==> flow/design.v <==
`timescale 1ns / 1ps
module sensory_neuron( clk, rst, d, th, start, y);
	input clk, rst, start;
	input [6:0] d, th;
	output reg y;
	reg [1:0] state, nextstate;
	reg [6:0] dReg, dNext;
	reg yHold;
	always@(posedge clk)
		if (rst)
		begin
			state <= 2'b00;
			dReg <= 7'b0;
			yHold <= 1'b0;
		end
		else
		begin
			state <= nextstate;
			dReg <= dNext;
			yHold <= y;
		end
	always@(*)
	begin
		dNext = dReg;
		y = yHold;
		case (state)
			2'b00: 
				begin
				dNext = 7'b0;
				nextstate = (start)? 2'b01: 2'b00;
				y = 1'b0;
				end
			2'b01:
				begin 
				dNext = d;
				nextstate = 2'b10;
				y = 1'b0;
				end
			2'b10:
				if( dReg == th)
					nextstate = 2'b11;
				else
					nextstate = 2'b00;
			2'b11:
				begin
				y = 1'b1;
				nextstate = 2'b00;
				end
		endcase
	end
endmodule 
`timescale 1ns / 1ps
module direction_ganglion(clk, rst, distance, start, dir, colrcode, flat);
	input clk, rst, start, dir;
	input [99:0] distance;
	output reg colrcode;
	output reg [6:0] flat;
	localparam [25:0] WAIT_LIMIT = 26'd7;
	reg [3:0] state, nextstate;
	reg [25:0] cnt, cntNext;
	reg [6:0] ascnt, ascntNext, dscnt, dscntNext; 
	reg [99:0] dReg, dRegNext, prevReg, prevRegNext;
	reg colrHold;
	reg [6:0] flatHold;
	always @(posedge clk)
	if (rst)
	begin
		state <= 4'b0000;
		cnt <= 26'b0;
		ascnt <= 7'b0;
		dscnt <= 7'b0;
		dReg <= 100'b0;
		prevReg <= 100'b0;
		colrHold <= 1'b0;
		flatHold <= 7'b0;
	end
	else
	begin
		colrHold <= colrcode;
		flatHold <= flat;
		state <= nextstate;
		cnt <= cntNext;
		ascnt <= ascntNext;
		dscnt <= dscntNext;
		dReg <= dRegNext;
		prevReg <= prevRegNext;
	end
	always @(*)
	begin
		cntNext = cnt;
		ascntNext = ascnt;
		dscntNext = dscnt;
		dRegNext = dReg;
		prevRegNext = prevReg;
		colrcode = colrHold;
		flat = flatHold;
		case(state)
			4'b0000:
			begin
				cntNext = 26'b0;
				ascntNext = 7'b0;
				dscntNext = 7'b0;
				dRegNext = 100'b0;
				prevRegNext = 100'b0;
				nextstate= (start)? 4'b0001:4'b0000; 
			end
			4'b0001:
			begin
				dRegNext = distance;
				nextstate = 4'b0010;
			end
			4'b0010:
			begin
				cntNext = cnt + 1;
				if(cnt < WAIT_LIMIT)
					nextstate = 4'b0010;
				else
					nextstate = 4'b0011;
			end
			4'b0011:
			begin
				prevRegNext = dReg;
				dRegNext = distance;
				cntNext = 26'b0;
				nextstate = 4'b0100;
			end
			4'b0100:
			begin
				if	(prevReg > dReg)
					nextstate = 4'b0101;
				else if (prevReg < dReg)
					nextstate = 4'b0110;
				else
					nextstate = 4'b0010;
			end
			4'b0101:
			begin
				dscntNext = dscnt + 1;
				nextstate = (start)? 4'b0010:4'b0111;
			end
			4'b0110:
			begin
				ascntNext = ascnt + 1;
				nextstate = (start)? 4'b0010:4'b0111;
			end
			4'b0111:
				nextstate = (dir)? 4'b1000:4'b1001;
			4'b1000:
			begin
				flat = ascnt;
				colrcode = 1'b1;
				nextstate = 4'b0000;
			end
			4'b1001:
			begin
				flat = dscnt;
				colrcode = 1'b0;
				nextstate = 4'b0000;
			end
			default: 
			begin
				nextstate = 4'b0000;
				cntNext = 26'b0;
				ascntNext = 7'b0;
				dscntNext = 7'b0;
				dRegNext = 100'b0;
				prevRegNext = 100'b0;
				flat = 7'b0;
				colrcode = 1'b0;
			end
		endcase
	end
endmodule
`timescale 1ns / 1ps
module inter_neuron(clk, rst, flat, th, mode, shape_code, wAddr, wE);
	input clk, rst, mode;
	input [6:0] th, flat;
	output reg wE;
	output reg [11:0] shape_code;
	output reg [4:0] wAddr;
	reg [4:0] state, nextstate, wAddrNext;
	reg [6:0] fReg, fRegNext;
	reg [11:0] shape_codeNext;
	reg wEHold;
	always @(posedge clk)
	if (rst)
	begin
		state <= 5'b00000;
		fReg <= 7'b0;
		wAddr <= 5'b0;
		shape_code <= 12'b0;
		wEHold <= 1'b0;
	end
	else
	begin
		wEHold <= wE;
		state <= nextstate;
		fReg <= fRegNext;
		wAddr <= wAddrNext;
		shape_code <= shape_codeNext;
	end
	always @(*)
	begin
		fRegNext = fReg;
		wAddrNext = wAddr;
		shape_codeNext = shape_code;
		wE = wEHold;
		case(state)
		5'b00000:
		begin
			fRegNext = 7'b0;
			nextstate = (mode)? 5'b00000:5'b00001;
			wE = 1'b0;
		end
		5'b00001:
		begin
			fRegNext = flat;
			nextstate = 5'b00010;
			wE = 1'b0;
		end
		5'b00010:
			if (fReg == th)
				nextstate = 5'b00011;
			else
				nextstate = 5'b00000;
		5'b00011:
			case(th)
				7'b1100100: nextstate = 5'b00100;
				7'b1011111: nextstate = 5'b00101;
				7'b1011010: nextstate = 5'b00110;
				7'b1010101: nextstate = 5'b00111;
				7'b1010000: nextstate = 5'b01000;
				7'b1001011: nextstate = 5'b01001;
				7'b1000110: nextstate = 5'b01010;
				7'b1000001: nextstate = 5'b01011;
				7'b0111100: nextstate = 5'b01100;
				7'b0110111: nextstate = 5'b01101;
				7'b0110010: nextstate = 5'b01110;
				7'b0101101: nextstate = 5'b01111;
				7'b0101000: nextstate = 5'b10000;
				7'b0100011: nextstate = 5'b10001;
				7'b0011110: nextstate = 5'b10010;
				7'b0011001: nextstate = 5'b10011;
				7'b0010100: nextstate = 5'b10100;
				7'b0001111: nextstate = 5'b10101;
				7'b0001010: nextstate = 5'b10110;
				7'b0000101: nextstate = 5'b10111;
				default: nextstate = 5'b00011;
			endcase
		5'b00100:
		begin
			shape_codeNext = {fReg, 5'b00000};
			wAddrNext = 5'b00000;
			wE = 1'b1;
			nextstate = 5'b00011;
		end
		5'b00101:
		begin
			shape_codeNext = {fReg, 5'b00001};
			wAddrNext = 5'b00001;
			wE = 1'b1;
			nextstate = 5'b00011;
		end
		5'b00110:
		begin
			shape_codeNext = {fReg, 5'b00010};
			wAddrNext = 5'b00010;
			wE = 1'b1;
			nextstate = 5'b00011;
		end
		5'b00111:
		begin
			shape_codeNext = {fReg, 5'b00011};
			wAddrNext = 5'b00011;
			wE = 1'b1;
			nextstate = 5'b00011;
		end
		5'b01000:
		begin
			shape_codeNext = {fReg, 5'b00100};
			wAddrNext = 5'b00100;
			wE = 1'b1;
			nextstate = 5'b00011;
		end
		5'b01001:
		begin
			shape_codeNext = {fReg, 5'b00101};
			wAddrNext = 5'b00101;
			wE = 1'b1;
			nextstate = 5'b00011;
		end
		5'b01010:
		begin
			shape_codeNext = {fReg, 5'b00110};
			wAddrNext = 5'b00110;
			wE = 1'b1;
			nextstate = 5'b00011;
		end
		5'b01011:
		begin
			shape_codeNext = {fReg, 5'b00111};
			wAddrNext = 5'b00111;
			wE = 1'b1;
			nextstate = 5'b00011;
		end
		5'b01100:
		begin
			shape_codeNext = {fReg, 5'b01000};
			wAddrNext = 5'b01000;
			wE = 1'b1;
			nextstate = 5'b00011;
		end
		5'b01101:
		begin
			shape_codeNext = {fReg, 5'b01001};
			wAddrNext = 5'b01001;
			wE = 1'b1;
			nextstate = 5'b00011;
		end
		5'b01110:
		begin
			shape_codeNext = {fReg, 5'b01010};
			wAddrNext = 5'b01010;
			wE = 1'b1;
			nextstate = 5'b00011;
		end
		5'b01111:
		begin
			shape_codeNext = {fReg, 5'b01011};
			wAddrNext = 5'b01011;
			wE = 1'b1;
			nextstate = 5'b00011;
		end
		5'b10000:
		begin
			shape_codeNext = {fReg, 5'b01100};
			wAddrNext = 5'b01100;
			wE = 1'b1;
			nextstate = 5'b00011;
		end
		5'b10001:
		begin
			shape_codeNext = {fReg, 5'b01101};
			wAddrNext = 5'b01101;
			wE = 1'b1;
			nextstate = 5'b00011;
		end
		5'b10010:
		begin
			shape_codeNext = {fReg, 5'b01110};
			wAddrNext = 5'b01110;
			wE = 1'b1;
			nextstate = 5'b00011;
		end
		5'b10011:
		begin
			shape_codeNext = {fReg, 5'b01111};
			wAddrNext = 5'b01111;
			wE = 1'b1;
			nextstate = 5'b00011;
		end
		5'b10100:
		begin
			shape_codeNext = {fReg, 5'b10000};
			wAddrNext = 5'b10000;
			wE = 1'b1;
			nextstate = 5'b00011;
		end
		5'b10101:
		begin
			shape_codeNext = {fReg, 5'b10001};
			wAddrNext = 5'b10001;
			wE = 1'b1;
			nextstate = 5'b00011;
		end
		5'b10110:
		begin
			shape_codeNext = {fReg, 5'b10010};
			wAddrNext = 5'b10010;
			wE = 1'b1;
			nextstate = 5'b00011;
		end
		5'b10111:
		begin
			shape_codeNext = {fReg, 5'b10011};
			wAddrNext = 5'b10011;
			wE = 1'b1;
			nextstate = 5'b00011;
		end
		default: 
		begin
			nextstate = 5'b00000;
			shape_codeNext = shape_code;
			wAddrNext = wAddr;
			wE = 1'b0;
			fRegNext = fReg;
		end
	endcase
	end
endmodule
`timescale 1ns / 1ps
module memory_neuron(clk, rst, WE1, WE2, WE3, WE4, WE5, 
							WE6, WE7, WE8, WE9, WE10, WE11, 
							WE12, WE13, WE14, WE15, WE16, WE17, 
							WE18, WE19, WE20, wAddr1, wAddr2, wAddr3, 
							wAddr4, wAddr5, wAddr6, wAddr7, wAddr8, 
							wAddr9, wAddr10, wAddr11, wAddr12, wAddr13, 
							wAddr14, wAddr15, wAddr16, wAddr17, wAddr18, 
							wAddr19, wAddr20, wData1, wData2, wData3, wData4, 
							wData5, wData6, wData7, wData8, wData9, wData10, 
							wData11, wData12, wData13, wData14, wData15, wData16, 
							wData17, wData18, wData19, wData20, rAddr1, rAddr2, 
							rData1, rData2);
	input clk, rst, WE1, WE2, WE3, WE4, WE5, 
			WE6, WE7, WE8, WE9, WE10, WE11, 
			WE12, WE13, WE14, WE15, WE16, WE17, 
			WE18, WE19, WE20;
	input [4:0] wAddr1, wAddr2, wAddr3, wAddr4, wAddr5, 
					wAddr6, wAddr7, wAddr8, wAddr9, wAddr10, 
					wAddr11, wAddr12, wAddr13, wAddr14, wAddr15, 
					wAddr16, wAddr17, wAddr18, wAddr19, wAddr20, 
					rAddr1, rAddr2;
	input [11:0] wData1, wData2, wData3, wData4, wData5, wData6, 
					 wData7, wData8, wData9, wData10, wData11, wData12, 
					 wData13, wData14, wData15, wData16, wData17, wData18, 
					 wData19, wData20;
	output [11:0] rData1, rData2;
	reg [11:0] mem[31:0];
	integer i;
	always@(posedge clk)
		if(rst)
			for (i = 0; i < 32; i = i + 1)
				mem[i] <= 12'b0;
		else if(WE1)
			mem[wAddr1] <= wData1;
		else if(WE2)
			mem[wAddr2] <= wData2;
		else if(WE3)
			mem[wAddr3] <= wData3;
		else if(WE4)
			mem[wAddr4] <= wData4;
		else if(WE5)
			mem[wAddr5] <= wData5;
		else if(WE6)
			mem[wAddr6] <= wData6;
		else if(WE7)
			mem[wAddr7] <= wData7;
		else if(WE8)
			mem[wAddr8] <= wData8;
		else if(WE9)
			mem[wAddr9] <= wData9;
		else if(WE10)
			mem[wAddr10] <= wData10;
		else if(WE11)
			mem[wAddr11] <= wData11;
		else if(WE12)
			mem[wAddr12] <= wData12;
		else if(WE13)
			mem[wAddr13] <= wData13;
		else if(WE14)
			mem[wAddr14] <= wData14;
		else if(WE15)
			mem[wAddr15] <= wData15;
		else if(WE16)
			mem[wAddr16] <= wData16;
		else if(WE17)
			mem[wAddr17] <= wData17;
		else if(WE18)
			mem[wAddr18] <= wData18;
		else if(WE19)
			mem[wAddr19] <= wData19;
		else if(WE20)
			mem[wAddr20] <= wData20;
		else 
			mem[wAddr20 + 1] <= wData1;
	assign rData1 = mem[rAddr1];
	assign rData2 = mem[rAddr2];
endmodule
`timescale 1ns / 1ps
module intelligent_stimuli_comparison_unit(clk, rst, E, asc, dsc, mode, read1, read2, colr1, colr2, colr, oe, dot_m, r_Addr1, r_Addr2);
	input clk, rst, E, mode, colr1, colr2;
	input [6:0] asc, dsc;
	input [11:0] read1, read2;
	output reg colr, oe;
	output reg [4:0] dot_m, r_Addr1, r_Addr2;
	reg [4:0] state, nextstate,  r_Addr1Next,  r_Addr2Next;
	reg [7:0] ascReg, ascRegNext, dscReg, dscRegNext, 
				 remReg1, remReg1Next, remReg2, remReg2Next;
	reg [27:0] cnt, cntNext;
	reg colrHold, oeHold;
	reg [4:0] dot_mHold;
	localparam [27:0] HOLD_LIMIT = 28'd5;
	always @(posedge clk)
	if (rst)
	begin
		state <= 5'b00000;
		ascReg <= 8'b0;
		dscReg <= 8'b0;
		remReg1 <= 8'b0;
		remReg2 <= 8'b0;
		cnt <= 28'b0;
		r_Addr1 <= 5'b0;
		r_Addr2 <= 5'b0;
		colrHold <= 1'b0;
		oeHold <= 1'b0;
		dot_mHold <= 5'b0;
	end
	else
	begin
		colrHold <= colr;
		oeHold <= oe;
		dot_mHold <= dot_m;
		state <= nextstate;
		ascReg <= ascRegNext;
		dscReg <= dscRegNext;
		remReg1 <= remReg1Next;
		remReg2 <= remReg2Next;
		cnt <= cntNext;
		r_Addr1 <= r_Addr1Next;
		r_Addr2 <= r_Addr2Next;
	end
	always @(*)
	begin
		nextstate = state;
		ascRegNext = ascReg;
		dscRegNext = dscReg;
		remReg1Next = remReg1;
		remReg2Next = remReg2;
		cntNext = cnt;
		r_Addr1Next = r_Addr1;
		r_Addr2Next = r_Addr2;
		colr = colrHold;
		oe = oeHold;
		dot_m = dot_mHold;
		case(state)
			5'b00000:
			begin
				ascRegNext = 8'b0;
				dscRegNext = 8'b0;
				cntNext = 28'b0;
				remReg1Next = 8'b0;
				remReg2Next = 8'b0;
				nextstate = (mode)? 5'b00001: 5'b00000;
			end
			5'b00001:
			begin
				ascRegNext = {1'b0, asc[6:0]};  
				dscRegNext = {1'b0, dsc[6:0]};
				nextstate = (E)? 5'b00010:5'b00011;
			end
			5'b00010:
			begin
				r_Addr1Next = 5'b0;
				r_Addr2Next = 5'b0;
				nextstate = 5'b00100;
			end
			5'b00011:
			begin
				r_Addr1Next = 5'b10100;
				r_Addr2Next = 5'b10100;
				nextstate = 5'b10001;
			end
			5'b00100:
			begin
				remReg1Next = ascReg - {1'b0, read1[11:5]};
				remReg2Next = dscReg - {1'b0, read2[11:5]};
				if ( !(r_Addr1 < 5'b10100) && !(r_Addr2 < 5'b10100))
					nextstate = 5'b00000;
				else if ( !(r_Addr1 < 5'b10100) && (r_Addr2 < 5'b10100))
					nextstate = 5'b01011;
				else if (r_Addr1 < 5'b10100)
					nextstate = 5'b00101;
				else
				 nextstate = 5'b00100;
			end
			5'b00101:
			if (remReg1[7] == 1)
				nextstate = 5'b00110;
			else if (remReg1 == 8'b00000000)
				nextstate = 5'b01000;
			else if (remReg1 > 8'b00000000)
				nextstate = 5'b01001;
			else
				nextstate = 5'b00101;
			5'b00110:
			begin
				r_Addr1Next = r_Addr1 + 1;
				nextstate = 5'b00111;
			end
			5'b00111:
			if (r_Addr1 < 5'b10100)
				nextstate = 5'b00101;
			else if (!(r_Addr1 < 5'b10100))
				nextstate = 5'b01011;
			else
				nextstate = 5'b00111;
			5'b01000:
			begin
				colr = colr1;
				dot_m = read1[4:0];
				cntNext = cnt + 1;
				oe = 1'b1;
				if (cnt < HOLD_LIMIT)
					nextstate = 5'b01000;
				else if (!(cnt < HOLD_LIMIT))
					nextstate = 5'b01010;
			end
			5'b01001:
			begin
				ascRegNext = remReg1;
				nextstate = 5'b00010;
			end
			5'b01010:
			begin
				oe = 1'b0;
				cntNext = 28'b0;
				if (r_Addr1 < 5'b10100)
					nextstate = 5'b00101;
				else if (!(r_Addr1 < 5'b10100))
					nextstate = 5'b01011;
				else 
					nextstate = 5'b01010;
			end
			5'b01011:
			if (remReg2[7] == 1)
				nextstate = 5'b01100;
			else if (remReg2 == 8'b00000000)
				nextstate = 5'b01110;
			else if (remReg2 > 8'b00000000)
				nextstate = 5'b01111;
			else
				nextstate = 5'b01011;
			5'b01100:
			begin
				r_Addr2Next = r_Addr2 + 1;
				nextstate = 5'b01101;
			end
			5'b01101:
			if (r_Addr2 < 5'b10100)
				nextstate = 5'b01011;
			else if (!(r_Addr2 < 5'b10100))
				nextstate = 5'b00000;
			else
				nextstate = 5'b01101;
			5'b01110:
			begin
				colr = colr2;
				dot_m = read2[4:0];
				cntNext = cnt + 1;
				oe = 1'b1;
				if (cnt < HOLD_LIMIT)
					nextstate = 5'b01110;
				else if (!(cnt < HOLD_LIMIT))
					nextstate = 5'b10000;
				else
					nextstate = 5'b01110;
			end
			5'b01111:
			begin
				dscRegNext = remReg2;
				r_Addr2Next = 5'b00000;
				nextstate = 5'b00100;
			end
			5'b10000:
			begin
				oe = 1'b0;
				cntNext = 28'b0;
				if (r_Addr2 < 5'b10100)
					nextstate = 5'b01011;
				else if (!(r_Addr2 < 5'b10100))
					nextstate = 5'b00000;
				else
					nextstate = 5'b10000;
			end
			5'b10001:
			begin
				remReg1Next = ascReg - {1'b0, read1[11:5]};
				remReg2Next = dscReg - {1'b0, read2[11:5]};
				cntNext = 28'b0;
				oe = 1'b0;
				if ((r_Addr1 == 5'b00000) && (r_Addr2 == 5'b00000))
					nextstate = 5'b00000;
				else if ((r_Addr1 == 5'b00000) && !(r_Addr2 == 5'b00000))
					nextstate = 5'b10110;
				else if ( !(r_Addr1 == 5'b00000))
					nextstate = 5'b10010;
				else
					nextstate = 5'b10001;
			end
			5'b10010:
			if (remReg1[7] > 8'b00000000)
				nextstate = 5'b10100;
			else if (remReg1 == 8'b00000000)
				nextstate = 5'b10011;
			else
				nextstate = 5'b10010;
			5'b10011:
			begin
				colr = colr1;
				dot_m = read1[4:0];
				oe = 1'b1;
				cntNext = cnt + 1;
				if (cnt < HOLD_LIMIT)
					nextstate = 5'b10011;
				else if (!(cnt < HOLD_LIMIT))
					nextstate = 5'b10110;
				else
					nextstate = 5'b10011;
			end
			5'b10100:
			begin
				colr = colr1;
				dot_m = read1[4:0];
				oe = 1'b1;
				r_Addr1Next = r_Addr1 - 1;
				ascRegNext = remReg1;
				nextstate = 5'b10101;
			end
			5'b10101:
			begin
				cntNext = cnt + 1;
				if (cnt < HOLD_LIMIT)
					nextstate = 5'b10101;
				else if ( !(cnt < HOLD_LIMIT) && r_Addr1 != 8'b00000000)
					nextstate = 5'b10001;
				else if ( cnt < HOLD_LIMIT && r_Addr1 == 8'b00000000)
					nextstate = 5'b10110;
			end
			5'b10110:
			begin
				cntNext = 28'b0;
				oe = 1'b0;
				if (remReg2 == 8'b00000000)
					nextstate = 5'b11000;
				else if (remReg2 > 8'b00000000)
					nextstate = 5'b10111;
				else 
					nextstate = 5'b10110;
			end
			5'b10111:
			begin
				colr = colr2;
				dot_m = read2[4:0];
				oe = 1'b1;
				r_Addr2Next = r_Addr2 - 1;
				dscRegNext = remReg2;
				nextstate = 5'b10101;
			end
			5'b11000:
			begin
				colr = colr2;
				dot_m = read2[4:0];
				oe = 1'b1;
				cntNext = cnt + 1;
				if (cnt < HOLD_LIMIT)
					nextstate = 5'b11000;
				else if (!(cnt < HOLD_LIMIT))
					nextstate = 5'b00000;
				else
					nextstate = 5'b11000;
			end
			5'b11001:
			begin
				cntNext = cnt + 1;
				if (cnt < HOLD_LIMIT)
					nextstate = 5'b11001;
				else if ( !(cnt < HOLD_LIMIT) && r_Addr2 == 8'b00000000)
					nextstate = 5'b00000;
				else if ( !(cnt < HOLD_LIMIT) && r_Addr2 != 8'b00000000)
					nextstate = 5'b10110;
				else
					nextstate = 5'b11001;
			end
			default:
			begin
				ascRegNext = 8'b0;
				dscRegNext = 8'b0;
				cntNext = 28'b0;
				remReg1Next = 8'b0;
				remReg2Next = 8'b0;
				r_Addr1Next = 5'b0;
				r_Addr2Next = 5'b0;
				colr = 1'b0;
				dot_m = 5'b0;
				oe = 1'b0;
			end
		endcase
	end
endmodule
`timescale 1ns / 1ps
module brain_m(clk, rst, distance, mode, start, E, color, OE, shape);
	input clk, rst, mode, start, E;
	input [6:0] distance;
	output color, OE;
	output [4:0] shape;
	wire [99:0] W1;
	wire W2, W3, W8, W13, W14, 
		  W15, W16, W17, W18, W19, 
		  W20, W21, W22, W23, W24, 
		  W25, W26, W27, W28, W29, 
		  W30, W31;
	wire [6:0] W4, W5;
	wire [11:0] W6, W51, W52, W53, 
					W54, W55, W56, W57, 
					W58, W59, W60, W61, 
					W62, W63, W64, W65, 
					W66, W67, W68, W69, 
					W11, W12;
	wire [4:0] W7, W32, W33, W34, W35, 
				  W36, W37, W38, W39, W40, 
				  W41, W42, W43, W44, W45, 
				  W46, W47, W48, W49, W50, 
				  W9, W10;
	sensory_neuron s1(clk, rst, distance, 7'b0000010, start, W1[0]);
	sensory_neuron s2(clk, rst, distance, 7'b0000011, start, W1[1]);
	sensory_neuron s3(clk, rst, distance, 7'b0000100, start, W1[2]);
	sensory_neuron s4(clk, rst, distance, 7'b0000101, start, W1[3]);
	sensory_neuron s5(clk, rst, distance, 7'b0000110, start, W1[4]);
	sensory_neuron s6(clk, rst, distance, 7'b0000111, start, W1[5]);
	sensory_neuron s7(clk, rst, distance, 7'b0001000, start, W1[6]);
	sensory_neuron s8(clk, rst, distance, 7'b0001001, start, W1[7]);
	sensory_neuron s9(clk, rst, distance, 7'b0001010, start, W1[8]);
	sensory_neuron s10(clk, rst, distance, 7'b0001011, start, W1[9]);
	sensory_neuron s11(clk, rst, distance, 7'b0001100, start, W1[10]);
	sensory_neuron s12(clk, rst, distance, 7'b0001101, start, W1[11]);
	sensory_neuron s13(clk, rst, distance, 7'b0001110, start, W1[12]);
	sensory_neuron s14(clk, rst, distance, 7'b0001111, start, W1[13]);
	sensory_neuron s15(clk, rst, distance, 7'b0010000, start, W1[14]);
	sensory_neuron s16(clk, rst, distance, 7'b0010001, start, W1[15]);
	sensory_neuron s17(clk, rst, distance, 7'b0010010, start, W1[16]);
	sensory_neuron s18(clk, rst, distance, 7'b0010011, start, W1[17]);
	sensory_neuron s19(clk, rst, distance, 7'b0010100, start, W1[18]);
	sensory_neuron s20(clk, rst, distance, 7'b0010101, start, W1[19]);
	sensory_neuron s21(clk, rst, distance, 7'b0010110, start, W1[20]);
	sensory_neuron s22(clk, rst, distance, 7'b0010111, start, W1[21]);
	sensory_neuron s23(clk, rst, distance, 7'b0011000, start, W1[22]);
	sensory_neuron s24(clk, rst, distance, 7'b0011001, start, W1[23]);
	sensory_neuron s25(clk, rst, distance, 7'b0011010, start, W1[24]);
	sensory_neuron s26(clk, rst, distance, 7'b0011011, start, W1[25]);
	sensory_neuron s27(clk, rst, distance, 7'b0011100, start, W1[26]);
	sensory_neuron s28(clk, rst, distance, 7'b0011101, start, W1[27]);
	sensory_neuron s29(clk, rst, distance, 7'b0011110, start, W1[28]);
	sensory_neuron s30(clk, rst, distance, 7'b0011111, start, W1[29]);
	sensory_neuron s31(clk, rst, distance, 7'b0100000, start, W1[30]);
	sensory_neuron s32(clk, rst, distance, 7'b0100001, start, W1[31]);
	sensory_neuron s33(clk, rst, distance, 7'b0100010, start, W1[32]);
	sensory_neuron s34(clk, rst, distance, 7'b0100011, start, W1[33]);
	sensory_neuron s35(clk, rst, distance, 7'b0100100, start, W1[34]);
	sensory_neuron s36(clk, rst, distance, 7'b0100101, start, W1[35]);
	sensory_neuron s37(clk, rst, distance, 7'b0100110, start, W1[36]);
	sensory_neuron s38(clk, rst, distance, 7'b0100111, start, W1[37]);
	sensory_neuron s39(clk, rst, distance, 7'b0101000, start, W1[38]);
	sensory_neuron s40(clk, rst, distance, 7'b0101001, start, W1[39]);
	sensory_neuron s41(clk, rst, distance, 7'b0101010, start, W1[40]);
	sensory_neuron s42(clk, rst, distance, 7'b0101011, start, W1[41]);
	sensory_neuron s43(clk, rst, distance, 7'b0101100, start, W1[42]);
	sensory_neuron s44(clk, rst, distance, 7'b0101101, start, W1[43]);
	sensory_neuron s45(clk, rst, distance, 7'b0101110, start, W1[44]);
	sensory_neuron s46(clk, rst, distance, 7'b0101111, start, W1[45]);
	sensory_neuron s47(clk, rst, distance, 7'b0110000, start, W1[46]);
	sensory_neuron s48(clk, rst, distance, 7'b0110001, start, W1[47]);
	sensory_neuron s49(clk, rst, distance, 7'b0110010, start, W1[48]);
	sensory_neuron s50(clk, rst, distance, 7'b0110011, start, W1[49]);
	sensory_neuron s51(clk, rst, distance, 7'b0110100, start, W1[50]);
	sensory_neuron s52(clk, rst, distance, 7'b0110101, start, W1[51]);
	sensory_neuron s53(clk, rst, distance, 7'b0110110, start, W1[52]);
	sensory_neuron s54(clk, rst, distance, 7'b0110111, start, W1[53]);
	sensory_neuron s55(clk, rst, distance, 7'b0111000, start, W1[54]);
	sensory_neuron s56(clk, rst, distance, 7'b0111001, start, W1[55]);
	sensory_neuron s57(clk, rst, distance, 7'b0111010, start, W1[56]);
	sensory_neuron s58(clk, rst, distance, 7'b0111011, start, W1[57]);
	sensory_neuron s59(clk, rst, distance, 7'b0111100, start, W1[58]);
	sensory_neuron s60(clk, rst, distance, 7'b0111101, start, W1[59]);
	sensory_neuron s61(clk, rst, distance, 7'b0111110, start, W1[60]);
	sensory_neuron s62(clk, rst, distance, 7'b0111111, start, W1[61]);
	sensory_neuron s63(clk, rst, distance, 7'b1000000, start, W1[62]);
	sensory_neuron s64(clk, rst, distance, 7'b1000001, start, W1[63]);
	sensory_neuron s65(clk, rst, distance, 7'b1000010, start, W1[64]);
	sensory_neuron s66(clk, rst, distance, 7'b1000011, start, W1[65]);
	sensory_neuron s67(clk, rst, distance, 7'b1000100, start, W1[66]);
	sensory_neuron s68(clk, rst, distance, 7'b1000101, start, W1[67]);
	sensory_neuron s69(clk, rst, distance, 7'b1000110, start, W1[68]);
	sensory_neuron s70(clk, rst, distance, 7'b1000111, start, W1[69]);
	sensory_neuron s71(clk, rst, distance, 7'b1001000, start, W1[70]);
	sensory_neuron s72(clk, rst, distance, 7'b1001001, start, W1[71]);
	sensory_neuron s73(clk, rst, distance, 7'b1001010, start, W1[72]);
	sensory_neuron s74(clk, rst, distance, 7'b1001011, start, W1[73]);
	sensory_neuron s75(clk, rst, distance, 7'b1001100, start, W1[74]);
	sensory_neuron s76(clk, rst, distance, 7'b1001101, start, W1[75]);
	sensory_neuron s77(clk, rst, distance, 7'b1001110, start, W1[76]);
	sensory_neuron s78(clk, rst, distance, 7'b1001111, start, W1[77]);
	sensory_neuron s79(clk, rst, distance, 7'b1010000, start, W1[78]);
	sensory_neuron s80(clk, rst, distance, 7'b1010001, start, W1[79]);
	sensory_neuron s81(clk, rst, distance, 7'b1010010, start, W1[80]);
	sensory_neuron s82(clk, rst, distance, 7'b1010011, start, W1[81]);
	sensory_neuron s83(clk, rst, distance, 7'b1010100, start, W1[82]);
	sensory_neuron s84(clk, rst, distance, 7'b1010101, start, W1[83]);
	sensory_neuron s85(clk, rst, distance, 7'b1010110, start, W1[84]);
	sensory_neuron s86(clk, rst, distance, 7'b1010111, start, W1[85]);
	sensory_neuron s87(clk, rst, distance, 7'b1011000, start, W1[86]);
	sensory_neuron s88(clk, rst, distance, 7'b1011001, start, W1[87]);
	sensory_neuron s89(clk, rst, distance, 7'b1011010, start, W1[88]);
	sensory_neuron s90(clk, rst, distance, 7'b1011011, start, W1[89]);
	sensory_neuron s91(clk, rst, distance, 7'b1011100, start, W1[90]);
	sensory_neuron s92(clk, rst, distance, 7'b1011101, start, W1[91]);
	sensory_neuron s93(clk, rst, distance, 7'b1011110, start, W1[92]);
	sensory_neuron s94(clk, rst, distance, 7'b1011111, start, W1[93]);
	sensory_neuron s95(clk, rst, distance, 7'b1100000, start, W1[94]);
	sensory_neuron s96(clk, rst, distance, 7'b1100001, start, W1[95]);
	sensory_neuron s97(clk, rst, distance, 7'b1100010, start, W1[96]);
	sensory_neuron s98(clk, rst, distance, 7'b1100011, start, W1[97]);
	sensory_neuron s99(clk, rst, distance, 7'b1100100, start, W1[98]);
	sensory_neuron s100(clk, rst, distance, 7'b1100101, start, W1[99]);
	direction_ganglion d1(clk, rst, W1, start, 1'b1, W2, W4);
	direction_ganglion d2(clk, rst, W1, start, 1'b0, W3, W5);
	inter_neuron in1(clk, rst, W5, 7'b1100100, mode, W6, W7, W8);
	inter_neuron in2(clk, rst, W5, 7'b1011111, mode, W51, W32, W13);
	inter_neuron in3(clk, rst, W5, 7'b1011010, mode, W52, W33, W14);
	inter_neuron in4(clk, rst, W5, 7'b1010101, mode, W53, W34, W15);
	inter_neuron in5(clk, rst, W5, 7'b1010000, mode, W54, W35, W16);
	inter_neuron in6(clk, rst, W5, 7'b1001011, mode, W55, W36, W17);
	inter_neuron in7(clk, rst, W5, 7'b1000110, mode, W56, W37, W18);
	inter_neuron in8(clk, rst, W5, 7'b1000001, mode, W57, W38, W19);
	inter_neuron in9(clk, rst, W5, 7'b0111100, mode, W58, W39, W20);
	inter_neuron in10(clk, rst, W5, 7'b0110111, mode, W59, W40, W21);
	inter_neuron in11(clk, rst, W5, 7'b0110010, mode, W60, W41, W22);
	inter_neuron in12(clk, rst, W5, 7'b0101101, mode, W61, W42, W23);
	inter_neuron in13(clk, rst, W5, 7'b0101000, mode, W62, W43, W24);
	inter_neuron in14(clk, rst, W5, 7'b0100011, mode, W63, W44, W25);
	inter_neuron in15(clk, rst, W5, 7'b0011110, mode, W64, W45, W26);
	inter_neuron in16(clk, rst, W5, 7'b0011001, mode, W65, W46, W27);
	inter_neuron in17(clk, rst, W5, 7'b0010100, mode, W66, W47, W28);
	inter_neuron in18(clk, rst, W5, 7'b0001111, mode, W67, W48, W29);
	inter_neuron in19(clk, rst, W5, 7'b0001010, mode, W68, W49, W30);
	inter_neuron in20(clk, rst, W5, 7'b0000101, mode, W69, W50, W31);
	memory_neuron m(clk, rst, W8, W13, W14, W15, W16, W17, W18, W19, 
						W20, W21, W22, W23, W24, W25, W26, W27, W28, 
						W29, W30, W31, W7, W32, W33, W34, W35, W36, 
						W37, W38, W39, W40, W41, W42, W43, W44, W45, 
						W46, W47, W48, W49, W50, W6, W51, W52, W53, 
						W54, W55, W56, W57, W58, W59, W60, W61, W62, 
						W63, W64, W65, W66, W67, W68, W69, W9, W10, 
						W11, W12);
	intelligent_stimuli_comparison_unit iscu(clk, rst, E, W4, W5, mode, W11, W12, W2, W3, color, OE, shape, W9, W10);
endmodule
Ticket comment

==> Tool chain data of brain_m <==
Tool output for the design above before and after an edit, in the order of the flow.
"orig" refers to lines of the RTL above, "edited" to lines of the edited file.
"delta": "edited" minus "orig" as printed here. "change_rel_pct": 100 x difference / "orig".
Cell names lack the library's common part.
{ "design": {"top_module": "brain_m", "clk_port": "clk", "library": "sky130hd", "corner": "tt_025C_1v80"} }

==> Diff <==
The edit as a unified diff against the file above.
A script made this edit; it was not meant as an optimisation.
begin of diff
@@ -426,5 +426,5 @@
 					 wData19, wData20;
 	output [11:0] rData1, rData2;
-	reg [11:0] mem[31:0];
+	reg [17:0] mem[31:0];
 	integer i;
 	always@(posedge clk)
end of diff

==> Word-level counts <==
Source: Yosys, flattened and elaborated, memories not mapped. Widths are those after wreduce. Print and check cells do not count.
Yosys's memory passes give these memory sizes; they may raise the number of words (mostly to a power of two), join words into wider ones and drop unused or constant bits.
{ "op_classes": {"columns": ["item", "orig", "edited", "delta", "change_rel_pct"], "rows": [
  ["n_addsub", 14, 14, 0, 0.00],
  ["compare", 12, 12, 0, 0.00],
  ["equal", 924, 924, 0, 0.00],
  ["n_mux", 1405, 1405, 0, 0.00],
  ["reduce_and_logical", 478, 478, 0, 0.00]
]} }
{ "op_table": {"columns": ["operator", "orig", "edited", "delta", "change_rel_pct"], "rows": [
  ["12-bit two-way mux", 271, 0, -271, -100.00],
  ["18-bit two-way mux", 0, 271, 271, null],
  ["12-bit OR reduction", 20, 0, -20, -100.00],
  ["18-bit OR reduction", 0, 20, 20, null]
]} }
Operator kinds equal on both sides are left out: 75.
{ "bits": {"columns": ["item", "orig", "edited", "delta", "change_rel_pct"], "rows": [
  ["reg_bits", 2186, 2186, 0, 0.00],
  ["ramBits", 384, 576, 192, 50.00],
  ["mem_count", 1, 1, 0, 0.00],
  ["out_inout_bits", 7, 7, 0, 0.00],
  ["wordCells", 3261, 3261, 0, 0.00]
]} }

==> Depth <==
Longest topological path by Yosys (ltp), each cell counted once; first at word level (registers and memories cut), then after technology mapping (sequential cells cut; the memories' decode and read muxes count).
{ "logic_depth": {"columns": ["item", "orig", "edited", "delta", "change_rel_pct"], "rows": [
  ["word_depth", 27, 27, 0, 0.00],
  ["abc_area", "0", "0", null, null],
  ["ltp_mapped", 18, 18, 0, 0.00]
]} }

==> Mapped cells and area <==
Source: synth_stat.txt of the flow (Yosys; design flattened, memories mapped). It holds for the ABC_AREA given above (unset counts as 0); a run with the other value may have another netlist.
{ "synth_totals": {"columns": ["item", "orig", "edited", "delta", "change_rel_pct"], "rows": [
  ["stdcells", 10918, 10819, -99, -0.91],
  ["mapped_area_um2", 106208.1, 106106.8, -101.3, -0.10],
  ["sequential_area_um2", 56213.9, 56213.9, 0.0, 0.00],
  ["ff_cells", 2616, 2616, 0, 0.00],
  ["buffers", 907, 919, 12, 1.32]
]} }
{ "by_type": {"columns": ["cell_type", "orig", "edited", "delta", "change_rel_pct"], "rows": [
  ["nor2_1", 1189, 981, -208, -17.49],
  ["a21oi_1", 1467, 1540, 73, 4.98],
  ["nand3_1", 792, 847, 55, 6.94],
  ["nand2_1", 303, 260, -43, -14.19],
  ["buf_1", 226, 254, 28, 12.39],
  ["and2_1", 152, 128, -24, -15.79],
  ["nor2b_1", 261, 282, 21, 8.05],
  ["nand2b_1", 12, 32, 20, 166.67],
  ["nand4_1", 102, 86, -16, -15.69],
  ["a21o_1", 80, 64, -16, -20.00],
  ["clkbuf_2", 16, 0, -16, -100.00],
  ["inv_1", 296, 282, -14, -4.73],
  ["clkbuf_1", 631, 620, -11, -1.74],
  ["xnor2_1", 23, 34, 11, 47.83],
  ["a211oi_1", 28, 18, -10, -35.71],
  ["a31oi_1", 13, 23, 10, 76.92],
  ["or4_1", 12, 22, 10, 83.33],
  ["inv_2", 3, 13, 10, 333.33]
]} }
Cell types equal on both sides are left out: 19.
The list need not be complete.
The figures by module come from a second, unflattened synthesis with its own total; it is not the netlist above.
{ "hier_totals": {"columns": ["item", "orig", "edited", "delta", "change_rel_pct"], "rows": [
  ["hier_cells", 15596, 15631, 35, 0.22],
  ["area_unflattened_um2", 142603.0, 142658.1, 55.1, 0.04]
]} }
Rows give one instance, submodules left out.
{ "by_module_orig": {"columns": ["module", "n_inst", "cells", "area_um2", "mod_seq_area_um2"], "rows": [
  ["sensory_neuron", 100, 55, 490.5, 240.2],
  ["inter_neuron", 20, 224, 2011.9, 880.8],
  ["direction_ganglion", 2, 1534, 12099.1, 5165.0],
  ["memory_neuron", 1, 1915, 23787.8, 11531.1],
  ["intelligent_stimuli_comparison_unit", 1, 631, 5323.9, 2062.0],
  ["brain_m", 1, 2, 7.5, 0.0]
]} }
{ "by_module_edited": {"columns": ["module", "n_inst", "cells", "area_um2", "mod_seq_area_um2"], "rows": [
  ["sensory_neuron", 100, 55, 490.5, 240.2],
  ["inter_neuron", 20, 224, 2011.9, 880.8],
  ["direction_ganglion", 2, 1534, 12099.1, 5165.0],
  ["memory_neuron", 1, 1942, 23820.3, 11531.1],
  ["intelligent_stimuli_comparison_unit", 1, 639, 5346.4, 2062.0],
  ["brain_m", 1, 2, 7.5, 0.0]
]} }

==> Timing after synthesis <==
Path of least setup slack by OpenSTA after synthesis, without wires, with an ideal clock, recovery checks aside; 20% of the period is set as input and as output delay. Where synthesis merged equal registers, the netlist keeps one of their names.
{ "synth_path": {"columns": ["item", "orig", "edited", "delta", "change_rel_pct"], "rows": [
  ["path_type", "input port to flip-flop", "input port to flip-flop", null, null],
  ["start", "input port rst", "input port rst", null, null],
  ["end", "memory m.mem[19][0]", "memory m.mem[0][0]", null, null],
  ["clock_period_ns", 10.0, 10.0, 0.0, 0.00],
  ["in_delay_ns", 2.000, 2.000, 0.000, 0.00],
  ["launch_ns", 2.000, 2.000, 0.000, 0.00],
  ["t_arrival_ns", 4.404, 4.144, -0.260, -5.90],
  ["required_ns", 9.650, 9.627, -0.023, -0.24],
  ["setup_slack_ns", 5.245, 5.483, 0.238, null],
  ["delay_ns", 2.754, 2.517, -0.237, -8.61],
  ["path_stages", 12, 12, 0, 0.00],
  ["n_path_buf", 3, 1, -2, -66.67],
  ["period_less_setup_slack_ns", 4.755, 4.517, -0.238, -5.01]
]} }
"delay_ns" is the arrival time less input delay plus setup time.
"path_stages": output pins that drive a net of the path, with the launching flip-flop's if there is one; two outputs of one cell count as two.
"period_less_setup_slack_ns" is the clock period less the worst setup slack; recovery checks do not enter. This is arithmetic on one report: input and output delays are still those of the set period (20% each).
The rows between start and end are the longest chain of elaborated cells between them; the timing report does not say that the signal goes this way. Where chains are equally long, one stands for them.
A line is the first line of the expression or statement that the cell stems from. Yosys adds cells for indexed reads and writes and turns some case tables into memories.
orig: Only ways into the end's enable, where the timed path ends, are counted here.
{ "synth_between_orig": {"cell_sequence": "nor2_1 -> and4_1 -> nand4_4 -> or4_1 -> buf_2 -> o2111a_1 -> o21ai_2 -> a21o_1 -> buf_6 -> o2111ai_2 -> buf_6 -> nand2_1", "elab_chain_len": 22, "cone_cells": 103, "cone_lines": 1, "classes_between": "83 x mux; 20 x reduce/logical"} }
{ "synth_lines_orig": {"columns": ["item", "line_no", "source"], "rows": [
  ["start: declaration", 792, "input clk, rst, mode, start, E;"],
  ["1-bit two-way mux", 431, "if(rst)"],
  ["12-bit OR reduction", null, null],
  ["5-bit two-way mux x20", null, null],
  ["end: declaration", 428, "reg [11:0] mem[31:0];"]
]} }
edited: Only ways into the end's enable, where the timed path ends, are counted here.
{ "synth_between_edited": {"cell_sequence": "nor2_2 -> and4_1 -> nand3_4 -> nor3_4 -> nand4_4 -> inv_2 -> a21oi_1 -> o211a_1 -> o21ai_2 -> or2_1 -> buf_6 -> nand3_1", "elab_chain_len": 22, "cone_cells": 103, "cone_lines": 1, "classes_between": "83 x mux; 20 x reduce/logical"} }
{ "synth_lines_edited": {"columns": ["item", "line_no", "source"], "rows": [
  ["start: declaration", 792, "input clk, rst, mode, start, E;"],
  ["1-bit two-way mux", 431, "if(rst)"],
  ["18-bit OR reduction", null, null],
  ["5-bit two-way mux x20", null, null],
  ["end: declaration", 428, "reg [17:0] mem[31:0];"]
]} }

==> Path in the finished layout <==
Path of least setup slack in the final report of the runs of pair A (OpenROAD, finished layout, wires in). Where an end is a register, its clock arrival counts in the times.
{ "layout_path": {"columns": ["item", "orig", "edited", "delta", "change_rel_pct"], "rows": [
  ["path_type", "flip-flop to output port", "flip-flop to output port", null, null],
  ["start", "register (name not given)", "register (name not given)", null, null],
  ["end", "output port shape[0]", "output port shape[4]", null, null],
  ["clock_period_ns", 10.0, 10.0, 0.0, 0.00],
  ["out_delay_ns", 2.00, 2.00, 0.00, 0.00],
  ["launch_ns", 0.82, 0.84, 0.02, 2.44],
  ["t_arrival_ns", 4.62, 4.42, -0.20, -4.33],
  ["required_ns", 8.00, 8.00, 0.00, 0.00],
  ["setup_slack_ns", 3.38, 3.58, 0.20, null],
  ["path_stages", 7, 7, 0, 0.00],
  ["n_path_buf", 2, 2, 0, 0.00]
]} }
{ "layout_between_orig": {"cell_sequence": "dfxtp_4 -> buf_4 -> mux4_2 -> mux4_2 -> mux2i_1 -> o221ai_1 -> clkdlybuf4s50_1"} }
{ "layout_lines_orig": {"columns": ["item", "line_no", "source"], "rows": [
  ["end: declaration", 795, "output [4:0] shape;"]
]} }
orig: Chain of elaborated cells between the ends: none given.
{ "layout_between_edited": {"cell_sequence": "dfxtp_4 -> buf_4 -> mux4_2 -> mux4_2 -> mux2i_1 -> o221ai_1 -> clkdlybuf4s50_1"} }
{ "layout_lines_edited": {"columns": ["item", "line_no", "source"], "rows": [
  ["end: declaration", 795, "output [4:0] shape;"]
]} }
edited: Chain of elaborated cells between the ends: none given.

==> Layout results <==
Both versions went through the flow (Yosys, OpenROAD) with the same settings in each pair. Constraints: input delay and output delay 20% of the set period each, output load 0.01 pF.
{ "settings_pair_A": {"CORE_UTILIZATION": 40, "PLACE_DENSITY": 0.6, "period_ns": 10.0, "CAP_MARGIN": 20, "CORE_MARGIN": 2, "SLEW_MARGIN": 20} }
{ "results_pair_A": {"columns": ["item", "orig", "edited", "delta", "change_rel_pct"], "rows": [
  ["synthesis_area_um2", 106208.1, 106106.8, -101.3, -0.10],
  ["final_die_area_um2", 269657.0, 269403.0, -254.0, -0.09],
  ["finalCellArea_um2", 118659.0, 118266.0, -393.0, -0.33],
  ["final_util_frac", 0.448, 0.447, -0.001, null],
  ["ws_setup_ns", 3.383, 3.577, 0.194, null],
  ["tns_setup_ns", 0.000, 0.000, 0.000, null],
  ["hold_ws_ns", 0.419, 0.391, -0.028, null],
  ["total_power_w", 0.023408, 0.022932, -0.000476, -2.03],
  ["period_less_ws_ns", 6.617, 6.423, -0.194, -2.93]
]} }
{ "settings_pair_B": {"CAP_MARGIN": 20, "CELL_PAD_IN_SITES_GLOBAL_PLACEMENT": 2, "CORE_UTILIZATION": 26, "CTS_CLUSTER_DIAMETER": 54, "HOLD_SLACK_MARGIN": 0.28, "SETUP_SLACK_MARGIN": 1.3, "SLEW_MARGIN": 25, "period_ns": 5.54, "CORE_MARGIN": 2} }
{ "results_pair_B": {"columns": ["item", "orig", "edited", "delta", "change_rel_pct"], "rows": [
  ["synthesis_area_um2", 106208.1, 106106.8, -101.3, -0.10],
  ["final_die_area_um2", 413623.0, 413230.0, -393.0, -0.10],
  ["finalCellArea_um2", 125325.0, 124916.0, -409.0, -0.33],
  ["final_util_frac", 0.308, 0.307, -0.001, null],
  ["ws_setup_ns", 1.186, 1.100, -0.086, null],
  ["tns_setup_ns", 0.000, 0.000, 0.000, null],
  ["hold_ws_ns", 0.423, 0.406, -0.017, null],
  ["total_power_w", 0.046771, 0.045958, -0.000813, -1.74],
  ["period_less_ws_ns", 4.354, 4.440, 0.086, 1.98]
]} }
"period_less_ws_ns" is the run's clock period less its worst setup slack. It is reckoned from that one timing run; input and output delays stay at 20% of the period that was set.
"total_power_w": no workload was simulated; the value follows from the tool's default switching activity.
